==> flow/design.v <==
`timescale 1ns/1ps
module fir(
	input			clk_100k,
	input			rst_n,
	input 	signed [8:0]	samp_in,
	output 	signed [8:0]	fir_out	
);
wire	signed [15:0]	b[0:20];
reg	signed [8:0]	samp[0:20]; 
wire signed [24:0]	mult[0:20];
wire signed [33:0]	sum;
assign b[0] = 16'h0312;
assign b[1] = 16'h03F8;
assign b[2] = 16'h0694;
assign b[3] = 16'h0AAD;
assign b[4] = 16'h0FE6;
assign b[5] = 16'h15BC;
assign b[6] = 16'h1B9F;
assign b[7] = 16'h20F9;
assign b[8] = 16'h2539;
assign b[9] = 16'h27F6;
assign b[10] = 16'h28E9;
assign b[11] = 16'h27F6;
assign b[12] = 16'h2539;
assign b[13] = 16'h20F9;
assign b[14] = 16'h1B9F;
assign b[15] = 16'h15BC;
assign b[16] = 16'h0FE6;
assign b[17] = 16'h0AAD;
assign b[18] = 16'h0694;
assign b[19] = 16'h03F8;
assign b[20] = 16'h0312;
integer i;
always @(posedge clk_100k or negedge rst_n) begin
	if(!rst_n) begin
		for(i=20;i>=0;i=i-1)begin
			samp[i] <= 0;
		end
	end
	else begin  
		for(i=20;i>0;i=i-1)begin
			samp[i] <= samp[i-1];
		end
		samp[0] <= samp_in;
	end
end
genvar j;
for(j=0;j<=20;j=j+1)begin
	assign mult[j] = $signed(samp[j])*$signed(b[j]);
end
assign sum = mult[0]+mult[1]+mult[2]+mult[3]+mult[4]+mult[5]+mult[6]+mult[7]+mult[8]+mult[9]+mult[10]+mult[11]+mult[12]+mult[13]+mult[14]+mult[15]+mult[16]+mult[17]+mult[18]+mult[19]+mult[20];
assign fir_out = sum[24:16];
endmodule
# Reports on fir
# Tool output for the design above before and after an edit, in the order of the flow.
# Lines under "orig" count in the file above, lines under "edited" in the edited file.
# "change" is "edited" less "orig", of the values as shown; "change_rel_pct" is that difference over "orig", in percent.
# Operators carry their Yosys type and port widths (W data, S select, Z words).
# Library cell names are shortened.
# The mark n/a stands for no value.
# design
design	fir
clock_port	clk_100k
cell_library	sky130hd
pvt_corner	tt_025C_1v80

# The edit
# The edit as a unified diff against the file above.
# A script made this edit. It changes what the design does and was not meant as an optimisation.
# begin of diff
@@ -32,11 +32,6 @@
 assign b[20] = 16'h0312;
 integer i;
-always @(posedge clk_100k or negedge rst_n) begin
-	if(!rst_n) begin
-		for(i=20;i>=0;i=i-1)begin
-			samp[i] <= 0;
-		end
-	end
-	else begin  
+always @(posedge clk_100k) begin
+	begin  
 		for(i=20;i>0;i=i-1)begin
 			samp[i] <= samp[i-1];
# end of diff

# Word-level counts
# Source: Yosys, flattened and elaborated. Widths are those after wreduce; folded enables and synchronous resets count as part of the registers. Registers that Yosys merges into a memory's read port (data or address) are not register bits. Print and check cells do not count. Equal cells are merged and count once.
# word_totals
item	orig	edited	change	change_rel_pct
ff_bits	189	189	0	0.00
in_bits	11	11	0	0.00
output_inout_bits	9	9	0	0.00
word_cells	62	62	0	0.00
# op_classes
item	orig	edited	change	change_rel_pct
add_sub_neg	20	20	0	0.00
multipliers	21	21	0	0.00
# Unchanged operator kinds not shown: 17.

# Longest topological paths
# Depth = most cells in a row (Yosys ltp): at word level without a register or memory, in the mapped netlist without a sequential cell, where the memories' decode and read muxes count.
# logic_depth
item	orig	edited	change	change_rel_pct
word_depth	21	21	0	0.00
abc_area	0	0	n/a	n/a
mapped_depth	43	43	0	0.00
depth_no_buf	43	43	0	0.00

# Netlist
# The flow's flattened synthesis, as Yosys stat reports it; memories are mapped. The netlist is that of the ABC_AREA named above (0 if unset); the other value can give another one.
# synth_totals
item	orig	edited	change	change_rel_pct
mapped_cells	4978	4978	0	0.00
area_mm2	0.0536302	0.0526843	-0.0009459	-1.76
flip_flops	189	189	0	0.00
# types
cell_type	orig	edited	change	change_rel_pct
dfrtp_1	189	0	-189	-100.00
dfxtp_1	0	189	189	n/a
# Unchanged cell types not shown: 70.

# Timing after synthesis
# Source: OpenSTA report_checks on the synthesized netlist (no wires, ideal clock, input and output delay 20% of the period each), path of least setup slack; recovery checks are left aside. Register names are those of the netlist, which keeps one name where synthesis merged equal registers.
# synth_timing
item	orig	edited	change	change_rel_pct
kind	flip-flop to output port	flip-flop to output port	n/a	n/a
start	reg samp[9][0]	reg samp[9][0]	n/a	n/a
end	out fir_out[8]	out fir_out[8]	n/a	n/a
tclk_ns	16.0	16.0	0.0	0.00
out_delay_ns	3.200	3.200	0.000	0.00
arrival_time_ns	11.532	11.448	-0.084	-0.73
t_required_ns	12.800	12.800	0.000	0.00
slack_ns	1.268	1.352	0.084	n/a
path_delay_ns	11.532	11.448	-0.084	-0.73
stages	42	42	0	0.00
synth_period_reached_ns	14.732	14.648	-0.084	-0.57
# "path_delay_ns" = arrival - input delay + setup time.
# A path that ends at an output port has no setup time.
# "stages" counts driving pins, that of a launching flip-flop among them; a cell with two outputs on the path counts twice.
# "synth_period_reached_ns" is the clock period less the worst setup slack; recovery checks do not enter. This is arithmetic on one report: input and output delays are still those of the set period (20% each).
# The rows between start and end are the longest chain of elaborated cells between them; the timing report does not say that the signal goes this way. Where chains are equally long, one stands for them.
# Each line given opens the expression or statement behind the cell; cells for indexed reads and writes are added by Yosys, which also makes memories of some case tables.
# synth_via_orig
path_cell_list	dfrtp_1 fa_1 fa_1 ha_1 inv_1 fa_1 inv_1 ha_1 ha_1 fa_1 a21o_1 a21oi_1 o21bai_1 a31o_2 a21oi_1 nor4bb_1 a211oi_1 fa_1 [6 not listed] fa_1 inv_1 fa_1 fa_1 inv_1 fa_1 inv_1 fa_1 inv_1 fa_1 ha_1 ha_1 a21o_1 a21o_1 a211o_1 a41oi_1 o21ai_1 xnor2_1
elab_chain_cells	13
cone_cells	13
# synth_rtl_orig
item	line	source
start, declared	9	reg signed [8:0] samp[0:20];
start, assigned	37	samp[i] <= 0;
start, assigned	42	samp[i] <= samp[i-1];
$mul A9 B14 Y23	49	assign mult[j] = $signed(samp[j])*$signed(b[j]);
$add A25 B24 Y25 x5	51	assign sum = mult[0]+mult[1]+mult[2]+mult[3]+mult[4]+mult[5]+mult[6]+mult[7]+mult[8]+mult[9]+mult[10]+mult[11] ...
$add A25 B23 Y25 x2	51
$add A25 B22 Y25 x2	51
$add A25 B21 Y25	51
$add A25 B20 Y25	51
$add A25 B25 Y25	51
end, declared	6	output signed [8:0] fir_out
# synth_via_edited
path_cell_list	dfxtp_1 fa_1 fa_1 ha_1 inv_1 fa_1 inv_1 ha_1 ha_1 fa_1 a21o_1 a21oi_1 o21bai_1 a31o_2 a21oi_1 nor4bb_1 a211oi_1 fa_1 [6 not listed] fa_1 inv_1 fa_1 fa_1 inv_1 fa_1 inv_1 fa_1 inv_1 fa_1 ha_1 ha_1 a21o_1 a21o_1 a211o_1 a41oi_1 o21ai_1 xnor2_1
elab_chain_cells	13
cone_cells	13
# synth_rtl_edited
item	line	source
start, declared	9	reg signed [8:0] samp[0:20];
start, assigned	37	samp[i] <= samp[i-1];
$mul A9 B14 Y23	44	assign mult[j] = $signed(samp[j])*$signed(b[j]);
$add A25 B24 Y25 x5	46	assign sum = mult[0]+mult[1]+mult[2]+mult[3]+mult[4]+mult[5]+mult[6]+mult[7]+mult[8]+mult[9]+mult[10]+mult[11] ...
$add A25 B23 Y25 x2	46
$add A25 B22 Y25 x2	46
$add A25 B21 Y25	46
$add A25 B20 Y25	46
$add A25 B25 Y25	46
end, declared	6	output signed [8:0] fir_out

# Timing after layout
# From the final timing report of each run of set A: the path of least setup slack in the routed layout; clock arrival at registers is part of the times.
# layout_timing
item	orig	edited	change	change_rel_pct
kind	flip-flop to output port	flip-flop to output port	n/a	n/a
start	reg samp[9][0]	reg samp[11][2]	n/a	n/a
end	out fir_out[8]	out fir_out[7]	n/a	n/a
tclk_ns	16.0	16.0	0.0	0.00
out_delay_ns	3.20	3.20	0.00	0.00
arrival_time_ns	12.48	12.46	-0.02	-0.16
t_required_ns	12.80	12.80	0.00	0.00
slack_ns	0.32	0.34	0.02	n/a
stages	41	43	2	4.88
# The rows between start and end are the longest chain of elaborated cells between them; the timing report does not say that the signal goes this way. Where chains are equally long, one stands for them.
# layout_via_orig
path_cell_list	dfrtp_1 fa_2 fa_1 fa_1 inv_1 fa_1 inv_1 fa_1 ha_4 a21oi_4 o21bai_4 a31o_4 a21oi_4 xor2_2 fa_1 inv_1 fa_1 inv_1 [5 not listed] fa_2 fa_2 fa_1 fa_1 inv_1 fa_1 ha_4 ha_4 nand4_1 a211oi_2 a21oi_2 o22ai_2 a41oi_2 buf_6 buf_6 o21ai_2 xnor2_1 buf_2
elab_chain_cells	13
cone_cells	13
# layout_rtl_orig
item	line	source
start, declared	9	reg signed [8:0] samp[0:20];
start, assigned	37	samp[i] <= 0;
start, assigned	42	samp[i] <= samp[i-1];
$mul A9 B14 Y23	49	assign mult[j] = $signed(samp[j])*$signed(b[j]);
$add A25 B24 Y25 x5	51	assign sum = mult[0]+mult[1]+mult[2]+mult[3]+mult[4]+mult[5]+mult[6]+mult[7]+mult[8]+mult[9]+mult[10]+mult[11] ...
$add A25 B23 Y25 x2	51
$add A25 B22 Y25 x2	51
$add A25 B21 Y25	51
$add A25 B20 Y25	51
$add A25 B25 Y25	51
end, declared	6	output signed [8:0] fir_out
# layout_via_edited
path_cell_list	dfxtp_1 fa_2 buf_4 inv_1 fa_1 inv_1 fa_1 fa_1 ha_1 ha_1 inv_1 o21bai_1 a21oi_2 xor2_1 fa_1 fa_1 fa_1 inv_1 [7 not listed] inv_1 fa_1 inv_1 fa_1 inv_1 ha_1 nand4_1 a211oi_2 buf_4 a21oi_2 o22ai_2 buf_6 a41oi_2 buf_6 o21bai_4 xor2_1 buf_4 buf_4
elab_chain_cells	11
cone_cells	11
# layout_rtl_edited
item	line	source
start, declared	9	reg signed [8:0] samp[0:20];
start, assigned	37	samp[i] <= samp[i-1];
$mul A9 B14 Y23	44	assign mult[j] = $signed(samp[j])*$signed(b[j]);
$add A25 B24 Y25 x3	46	assign sum = mult[0]+mult[1]+mult[2]+mult[3]+mult[4]+mult[5]+mult[6]+mult[7]+mult[8]+mult[9]+mult[10]+mult[11] ...
$add A25 B23 Y25 x2	46
$add A25 B22 Y25 x2	46
$add A25 B21 Y25	46
$add A25 B20 Y25	46
$add A25 B25 Y25	46
end, declared	6	output signed [8:0] fir_out

# Layout results
# Both versions went through the flow (Yosys, OpenROAD) with the same settings in each pair. Constraints: input delay and output delay 20% of the set period each, output load 0.01 pF.
# flow_settings_set_A
period_ns	16.0
CAP_MARGIN	20
CORE_MARGIN	2
CORE_UTILIZATION	40
SLEW_MARGIN	20
# measured_set_A
item	orig	edited	change	change_rel_pct
post_synth_area_mm2	0.0536302	0.0526843	-0.0009459	-1.76
design.die.area_mm2	0.137022	0.13463	-0.002392	-1.75
stdcell_area_mm2	0.0578918	0.0572361	-0.0006557	-1.13
layout_utilization_frac	0.434	0.436	0.002	n/a
ws_setup_ns	0.319	0.335	0.016	n/a
tns_ns	0.000	0.000	0.000	n/a
fin_hold_ws_ns	0.438	0.380	-0.058	n/a
clock_period_reached_ns	15.681	15.665	-0.016	-0.10
# By "clock_period_reached_ns" is meant the clock period of the run minus its worst setup slack. This is arithmetic on one report: input and output delays are still those of the set period (20% each).
